==> flow/design.v <==
`timescale 1ns / 1ps
module SimpleCPU(clk, rst, data_fromRAM, wrEn, addr_toRAM, data_toRAM, pCounter);
parameter SIZE = 10;
input clk, rst;
input wire [31:0] data_fromRAM;
output reg wrEn;
output reg [SIZE-1:0] addr_toRAM;
output reg [31:0] data_toRAM;
output reg [SIZE-1:0] pCounter;
reg [ 3:0] opcode, opcodeNext;
reg [13:0] operand1, operand2, operand1Next, operand2Next;
reg [SIZE-1:0]   pCounterNext;
reg [31:0] num1, num2, num1Next, num2Next;
reg [ 3:0] state, stateNext;
always @(posedge clk)begin
	state    <= stateNext;
	pCounter <= pCounterNext;
	opcode   <= opcodeNext;
	operand1 <= operand1Next;
	operand2 <= operand2Next;
	num1     <= num1Next;
	num2     <= num2Next;
end
always @*begin
	stateNext    = state;
	pCounterNext = pCounter;
	opcodeNext   = opcode;
	operand1Next = operand1;
	operand2Next = operand2;
	num1Next     = num1;
	num2Next     = num2;
	addr_toRAM   = 0;
	wrEn         = 0;
	data_toRAM   = 0;
if(rst)
	begin
	stateNext    = 0;
	pCounterNext = 0;
	opcodeNext   = 0;
	operand1Next = 0;
	operand2Next = 0;
	num1Next     = 0;
	num2Next     = 0;
	addr_toRAM   = 0;
	wrEn         = 0;
	data_toRAM   = 0;
	end
else 
	case(state)                       
		0: begin											 
			pCounterNext = pCounter;
			opcodeNext   = opcode;
			operand1Next = 0;
			operand2Next = 0;
			addr_toRAM   = pCounter;
			num2Next     = 0;
			wrEn         = 0;
			data_toRAM   = 0;
			stateNext    = 1;
		end 
		1:begin                    
			pCounterNext = pCounter;
			opcodeNext   = {data_fromRAM[28], data_fromRAM[31:29]};
			operand1Next = data_fromRAM[27:14];
			operand2Next = data_fromRAM[13:0];
			addr_toRAM   = operand1Next;
			num1Next     = data_fromRAM;
			wrEn         = 0;
			data_toRAM   = 0;
			if( {data_fromRAM[28], data_fromRAM[31:29]} == 4'b0101 ) 	begin
				stateNext = 5;
				addr_toRAM = data_fromRAM[13:0];
				num1Next = operand1;
			end
			else if( {data_fromRAM[28], data_fromRAM[31:29]} == 4'b1101 ) 	begin
				stateNext = 6;
				addr_toRAM = data_fromRAM[27:14];
				num1Next = operand1;
			end
			else if(data_fromRAM[28] == 0 )  
				stateNext = 2;  
			else 
				stateNext = 3;
		end
		2: begin          
			pCounterNext = pCounter;
			opcodeNext   = opcode;
			operand1Next = operand1;
			operand2Next = operand2;
			addr_toRAM   = operand2;
			num1Next     = data_fromRAM;
			wrEn         = 0;
			data_toRAM   = operand2;
			stateNext = 3;
		end
		3: begin            
			pCounterNext = pCounter + 1;
			opcodeNext = opcode;
			operand1Next = operand1;
			operand2Next = operand2;
			addr_toRAM = operand1;
			num1Next = num1;
			wrEn = 1;
			stateNext = 0;
			case(opcode)                       
				4'b0000: data_toRAM = num1Next + data_fromRAM;  
				4'b1000: data_toRAM = data_fromRAM + operand2;  
				4'b0001: data_toRAM = ~(num1Next & data_fromRAM);  
				4'b1001: data_toRAM = ~(data_fromRAM & operand2);  
				4'b0010: begin 
					if(data_fromRAM < 32)
						data_toRAM = num1 >> data_fromRAM; 
					else
						data_toRAM = num1 << (data_fromRAM - 32); 
				end
				4'b1010: begin 
					if(operand2 < 32)
						data_toRAM = data_fromRAM >> operand2; 
					else
						data_toRAM = data_fromRAM << (operand2 - 32); 
				end
				4'b0011: data_toRAM = num1Next < data_fromRAM;  
				4'b1011: data_toRAM = data_fromRAM < operand2;  
				4'b0100: data_toRAM = data_fromRAM;  
				4'b1100: data_toRAM = operand2;  
				4'b0101: begin 
					data_toRAM = data_fromRAM;
					addr_toRAM = operand1;
					wrEn = 1;
				end
				4'b1101: begin  
					num2Next = data_fromRAM;
					addr_toRAM = num2;
					data_toRAM = data_fromRAM;
					wrEn = 1;
				end
				4'b0110: begin  
					if(data_fromRAM == 0)
						pCounterNext = num1;
					else
						pCounterNext = pCounter + 1;
					wrEn = 0;
				end
				4'b1110: begin
					pCounterNext = data_fromRAM + operand2;  
					wrEn = 0;
				end
				4'b0111: data_toRAM = num1Next * data_fromRAM;  
				4'b1111: data_toRAM = data_fromRAM * operand2;  
			endcase 
		end
		4:begin                    
			pCounterNext = pCounter + 1;
			opcodeNext   = 4'b0100;
			operand1Next = operand1;
			operand2Next = operand2;
			data_toRAM	 = num2;
			wrEn         = 1; 
			stateNext 	 = 0; 
			if(opcode == 4'b0101)
				addr_toRAM   = operand1;
			else if (opcode == 4'b1101)
				addr_toRAM   = num1 ;
		end
		5: begin      
			pCounterNext = pCounter;
			opcodeNext   = opcode;
			operand1Next = operand1;
			operand2Next = operand2;
			addr_toRAM   = data_fromRAM;
			num1Next     = data_fromRAM;
			wrEn         = 0;
			data_toRAM   = operand2;
			stateNext = 3;
		end
		6: begin      
			pCounterNext = pCounter;
			opcodeNext   = opcode;
			operand1Next = operand1;
			operand2Next = operand2;
			addr_toRAM   = data_fromRAM;
			num1Next     = data_fromRAM;
			num2Next     = data_fromRAM;
			wrEn         = 0;
			data_toRAM   = operand2;
			stateNext = 2;
		end
		default: begin
			stateNext    = 0;
			pCounterNext = 0;
			opcodeNext   = 0;
			operand1Next = 0;
			operand2Next = 0;
			num1Next     = 0;
			num2Next     = 0;
			addr_toRAM   = 0;
			wrEn         = 0;
			data_toRAM   = 0;
		end
	endcase
end
endmodule
# From RTL to reports: SimpleCPU
# Each step is given for the RTL above and for the edited RTL.
# Lines under "orig" count in the file above, lines under "edited" in the edited file.
# "diff" is "edited" less "orig", of the values as shown; "rel_change_pct" is that difference over "orig", in percent.
# Operators carry their Yosys type and port widths (W data, S select, Z words).
# Library cell names are shortened.
# A cell with -- has no value.
[design] top_module="SimpleCPU" clk_port="clk" cell_library="sky130hd" corner="tt_025C_1v80"

# The edit
# Unified diff, file above to edited file.
# The edit is scripted, without regard to the design's behaviour, which it may alter; it was not made to optimise anything.
# begin of diff
@@ -1,5 +1,5 @@
 `timescale 1ns / 1ps
 module SimpleCPU(clk, rst, data_fromRAM, wrEn, addr_toRAM, data_toRAM, pCounter);
-parameter SIZE = 10;
+parameter SIZE = 12;
 input clk, rst;
 input wire [31:0] data_fromRAM;
# end of diff

# Word-level counts
# Yosys after proc, flatten, opt, wreduce and memory -nomap, before mapping. Memory bits, and registers merged into a memory's read port (data or address), are not among the register bits. Print and check cells are not counted. Equal cells are merged and count once.
[bits] element="register_bits" orig=110 edited=112 diff=2 rel_change_pct=1.82
[op_classes] element="addsub" orig=5 edited=5 diff=0 rel_change_pct=0.00
[op_classes] element="mul" orig=2 edited=2 diff=0 rel_change_pct=0.00
[op_classes] element="n_cmp" orig=4 edited=4 diff=0 rel_change_pct=0.00
[op_classes] element="equal" orig=24 edited=24 diff=0 rel_change_pct=0.00
[op_classes] element="shift" orig=4 edited=4 diff=0 rel_change_pct=0.00
[op_classes] element="n_mux" orig=29 edited=29 diff=0 rel_change_pct=0.00
[op_classes] element="bitwise" orig=5 edited=5 diff=0 rel_change_pct=0.00
[op_classes] element="reduce_and_logical" orig=16 edited=16 diff=0 rel_change_pct=0.00
[op_table] operator="$mux W10" orig=5 edited=0 diff=-5 rel_change_pct=-100.00
[op_table] operator="$mux W12" orig=0 edited=5 diff=5
[op_table] operator="$pmux W10 S3" orig=2 edited=0 diff=-2 rel_change_pct=-100.00
[op_table] operator="$pmux W12 S3" orig=0 edited=2 diff=2
[op_table] operator="$add A10 B1 Y10 const B" orig=1 edited=0 diff=-1 rel_change_pct=-100.00
[op_table] operator="$pmux W10 S2" orig=1 edited=0 diff=-1 rel_change_pct=-100.00
[op_table] operator="$pmux W10 S6" orig=1 edited=0 diff=-1 rel_change_pct=-100.00
[op_table] operator="$add A12 B1 Y12 const B" orig=0 edited=1 diff=1
[op_table] operator="$pmux W12 S2" orig=0 edited=1 diff=1
[op_table] operator="$pmux W12 S6" orig=0 edited=1 diff=1
# Operator kinds equal on both sides are left out: 40.

# Depth
# Yosys ltp: most cells in a row. Word level: on the elaborated netlist, between registers, memories and ports. Mapped: between sequential cells and ports; inverters and the memories' decode and read muxes count.
[depth] element="word_depth" orig=6 edited=6 diff=0 rel_change_pct=0.00
[depth] element="abc_area" orig="0" edited="0"
[depth] element="depth_mapped" orig=32 edited=31 diff=-1 rel_change_pct=-3.12
[depth] element="mapped_depth_nobuf" orig=28 edited=28 diff=0 rel_change_pct=0.00

# After synthesis
# Source: synth_stat.txt of the flow (Yosys; design flattened, memories mapped). It holds for the ABC_AREA given above (unset counts as 0); a run with the other value may have another netlist.
[mapped] element="stdcells" orig=5341 edited=5243 diff=-98 rel_change_pct=-1.83
[mapped] element="synth_area_mm2" orig=0.041406 edited=0.0412671 diff=-0.0001389 rel_change_pct=-0.34
[mapped] element="seqArea_mm2" orig=0.0018017 edited=0.0018818 diff=0.0000801 rel_change_pct=4.45
[mapped] element="ff_cells" orig=90 edited=94 diff=4 rel_change_pct=4.44
[mapped] element="n_buf" orig=384 edited=374 diff=-10 rel_change_pct=-2.60
[types] cell="nor2_1" orig=630 edited=435 diff=-195 rel_change_pct=-30.95
[types] cell="and2_1" orig=144 edited=280 diff=136 rel_change_pct=94.44
[types] cell="o21ai_0" orig=197 edited=150 diff=-47 rel_change_pct=-23.86
[types] cell="mux2i_1" orig=101 edited=74 diff=-27 rel_change_pct=-26.73
[types] cell="nor3_1" orig=71 edited=97 diff=26 rel_change_pct=36.62
[types] cell="a21oi_1" orig=268 edited=287 diff=19 rel_change_pct=7.09
[types] cell="nand2_1" orig=675 edited=693 diff=18 rel_change_pct=2.67
[types] cell="and3_1" orig=22 edited=40 diff=18 rel_change_pct=81.82
[types] cell="o211ai_1" orig=38 edited=21 diff=-17 rel_change_pct=-44.74
[types] cell="o22ai_1" orig=22 edited=38 diff=16 rel_change_pct=72.73
[types] cell="inv_1" orig=735 edited=720 diff=-15 rel_change_pct=-2.04
[types] cell="a31oi_1" orig=41 edited=55 diff=14 rel_change_pct=34.15
[types] cell="xor2_1" orig=37 edited=48 diff=11 rel_change_pct=29.73
[types] cell="a211oi_1" orig=71 edited=61 diff=-10 rel_change_pct=-14.08
[types] cell="buf_1" orig=67 edited=57 diff=-10 rel_change_pct=-14.93
[types] cell="a221o_1" orig=5 edited=15 diff=10 rel_change_pct=200.00
[types] cell="a221oi_1" orig=53 edited=44 diff=-9 rel_change_pct=-16.98
[types] cell="a2111oi_0" orig=19 edited=10 diff=-9 rel_change_pct=-47.37
# Cell types equal on both sides are left out: 18.
# The list need not be complete.

# Path before layout
# Path of least setup slack by OpenSTA after synthesis, without wires, with an ideal clock, recovery checks aside; 20% of the period is set as input and as output delay. Where synthesis merged equal registers, the netlist keeps one of their names.
[synth_path] element="path_type" orig="input to output" edited="input to output"
[synth_path] element="start" orig="input port data_fromRAM[3]" edited="input port data_fromRAM[2]"
[synth_path] element="end" orig="output port data_toRAM[31]" edited="output port data_toRAM[31]"
[synth_path] element="clock_period_ns" orig=14.0 edited=14.0 diff=0.0 rel_change_pct=0.00
[synth_path] element="input_delay_ns" orig=2.800 edited=2.800 diff=0.000 rel_change_pct=0.00
[synth_path] element="output_delay_ns" orig=2.800 edited=2.800 diff=0.000 rel_change_pct=0.00
[synth_path] element="t_first_pin_ns" orig=2.800 edited=2.800 diff=0.000 rel_change_pct=0.00
[synth_path] element="arrival_ns" orig=10.528 edited=11.069 diff=0.541 rel_change_pct=5.14
[synth_path] element="slack_ns" orig=0.672 edited=0.131 diff=-0.541
[synth_path] element="path_delay_ns" orig=7.728 edited=8.269 diff=0.541 rel_change_pct=7.00
[synth_path] element="path_stages" orig=30 edited=30 diff=0 rel_change_pct=0.00
[synth_path] element="n_path_buf" orig=6 edited=5 diff=-1 rel_change_pct=-16.67
[synth_path] element="synth_period_reached_ns" orig=13.328 edited=13.869 diff=0.541 rel_change_pct=4.06
# "path_delay_ns" = arrival - input delay + setup time.
# At an output port there is no setup time.
# "path_stages": output pins that drive a net of the path, with the launching flip-flop's if there is one; two outputs of one cell count as two.
# "synth_period_reached_ns" = period - worst setup slack (recovery checks aside). The figure is calculated, with input and output delays left at 20% of the set period.
[synth_via_orig] cell_sequence="clkbuf_1 clkbuf_1 clkbuf_1 clkbuf_1 clkbuf_1 clkbuf_1 and2_1 fa_1 inv_1 fa_1 fa_1 fa_1 inv_1 fa_1 inv_1 fa_1 inv_1 fa_1 fa_1 ha_1 and3_1 o31ai_1 o21ai_0 o2111ai_1 a211oi_1 o22ai_1 xnor2_1 nand2_1 o211ai_1 o211a_1"
[synth_rtl_orig] element="from (decl)" line=5 source="input wire [31:0] data_fromRAM;"
[synth_rtl_orig] element="to (decl)" line=8 source="output reg [31:0] data_toRAM;"
# orig: Chain of elaborated cells between the ends: none given.
[synth_via_edited] cell_sequence="clkbuf_1 clkbuf_1 clkbuf_1 clkbuf_1 clkbuf_1 and2_1 fa_1 inv_1 fa_1 fa_1 fa_1 inv_1 fa_1 inv_1 fa_1 inv_1 fa_1 fa_1 ha_1 a211oi_1 and3_1 a2111oi_0 a31oi_1 o21ai_0 a21o_1 nand2_1 a311oi_1 xnor2_1 a2111oi_0 a211oi_1"
[synth_rtl_edited] element="from (decl)" line=5 source="input wire [31:0] data_fromRAM;"
[synth_rtl_edited] element="to (decl)" line=8 source="output reg [31:0] data_toRAM;"
# edited: Chain of elaborated cells between the ends: none given.

# Path in the finished layout
# From the final timing report of the runs of set A: the path of least setup slack in the routed layout; clock arrival at registers is part of the times.
[layout_path] element="path_type" orig="input to output" edited="input to output"
[layout_path] element="start" orig="input port data_fromRAM[6]" edited="input port data_fromRAM[5]"
[layout_path] element="end" orig="output port data_toRAM[19]" edited="output port data_toRAM[31]"
[layout_path] element="clock_period_ns" orig=14.0 edited=14.0 diff=0.0 rel_change_pct=0.00
[layout_path] element="input_delay_ns" orig=2.80 edited=2.80 diff=0.00 rel_change_pct=0.00
[layout_path] element="output_delay_ns" orig=2.80 edited=2.80 diff=0.00 rel_change_pct=0.00
[layout_path] element="t_first_pin_ns" orig=2.80 edited=2.80 diff=0.00 rel_change_pct=0.00
[layout_path] element="arrival_ns" orig=11.05 edited=10.88 diff=-0.17 rel_change_pct=-1.54
[layout_path] element="slack_ns" orig=0.15 edited=0.32 diff=0.17
[layout_path] element="path_stages" orig=28 edited=27 diff=-1 rel_change_pct=-3.57
[layout_path] element="n_path_buf" orig=7 edited=4 diff=-3 rel_change_pct=-42.86
[layout_via_orig] cell_sequence="buf_2 buf_4 buf_4 nand2_1 fa_1 inv_1 fa_1 fa_1 inv_1 fa_1 fa_1 inv_1 fa_1 ha_1 a21o_1 a21o_1 a22oi_1 a21boi_0 buf_4 a31oi_1 a21o_1 a21oi_1 xnor2_1 buf_4 a221oi_1 buf_4 a221oi_2 clkdlybuf4s50_1"
[layout_rtl_orig] element="from (decl)" line=5 source="input wire [31:0] data_fromRAM;"
[layout_rtl_orig] element="to (decl)" line=8 source="output reg [31:0] data_toRAM;"
# orig: Chain of elaborated cells between the ends: none given.
[layout_via_edited] cell_sequence="buf_2 buf_4 inv_1 nor2_1 fa_1 fa_1 fa_1 inv_1 fa_1 fa_1 inv_1 fa_1 ha_1 o2111ai_1 nor4_1 o32a_1 a221oi_1 buf_4 o31a_1 o21ai_0 nand2_1 a21oi_1 mux2i_1 nor2_1 a2111oi_0 a211oi_1 clkdlybuf4s50_1"
[layout_rtl_edited] element="from (decl)" line=5 source="input wire [31:0] data_fromRAM;"
[layout_rtl_edited] element="to (decl)" line=8 source="output reg [31:0] data_toRAM;"
# edited: Chain of elaborated cells between the ends: none given.

# Layout results
# Both versions went through the flow (Yosys, OpenROAD) with the same settings in each pair. Constraints: input delay and output delay 20% of the set period each, output load 0.01 pF.
[settings_set_A] period_ns=14.0 CAP_MARGIN=20 CORE_MARGIN=2 CORE_UTILIZATION=40 SLEW_MARGIN=20
[results_set_A] element="synth_area_mm2" orig=0.041406 edited=0.0412671 diff=-0.0001389 rel_change_pct=-0.34
[results_set_A] element="die_area_mm2" orig=0.106103 edited=0.105752 diff=-0.000351 rel_change_pct=-0.33
[results_set_A] element="final_cell_area_mm2" orig=0.0452847 edited=0.044609 diff=-0.0006757 rel_change_pct=-1.49
[results_set_A] element="post_route_util_frac" orig=0.439 edited=0.437 diff=-0.002
[results_set_A] element="setup_worst_slack_ns" orig=0.148 edited=0.324 diff=0.176
[results_set_A] element="setupTns_ns" orig=0.000 edited=0.000 diff=0.000
[results_set_A] element="worst_hold_slack_ns" orig=0.453 edited=0.454 diff=0.001
[results_set_A] element="design_power_w" orig=0.002302 edited=0.002108 diff=-0.000194 rel_change_pct=-8.43
[results_set_A] element="clock_period_reached_ns" orig=13.852 edited=13.676 diff=-0.176 rel_change_pct=-1.27
[settings_set_B] ABC_AREA=0 CORE_ASPECT_RATIO=1.12 CORE_MARGIN=5 CORE_UTILIZATION=31 MAX_ROUTING_LAYER="met5" MIN_ROUTING_LAYER="met1" period_ns=18.5 CAP_MARGIN=20 SLEW_MARGIN=20
[results_set_B] element="synth_area_mm2" orig=0.041406 edited=0.0412671 diff=-0.0001389 rel_change_pct=-0.34
[results_set_B] element="die_area_mm2" orig=0.140988 edited=0.140527 diff=-0.000461 rel_change_pct=-0.33
[results_set_B] element="final_cell_area_mm2" orig=0.0446416 edited=0.0444789 diff=-0.0001627 rel_change_pct=-0.36
[results_set_B] element="post_route_util_frac" orig=0.335 edited=0.337 diff=0.002
[results_set_B] element="setup_worst_slack_ns" orig=2.065 edited=1.782 diff=-0.283
[results_set_B] element="setupTns_ns" orig=0.000 edited=0.000 diff=0.000
[results_set_B] element="worst_hold_slack_ns" orig=0.452 edited=0.455 diff=0.003
[results_set_B] element="design_power_w" orig=0.001638 edited=0.001603 diff=-0.000035 rel_change_pct=-2.14
[results_set_B] element="clock_period_reached_ns" orig=16.435 edited=16.718 diff=0.283 rel_change_pct=1.72
# By "clock_period_reached_ns" is meant the clock period of the run minus its worst setup slack. This is arithmetic on one report: input and output delays are still those of the set period (20% each).
# "design_power_w" is the tool's figure for a default switching activity; nothing was simulated.
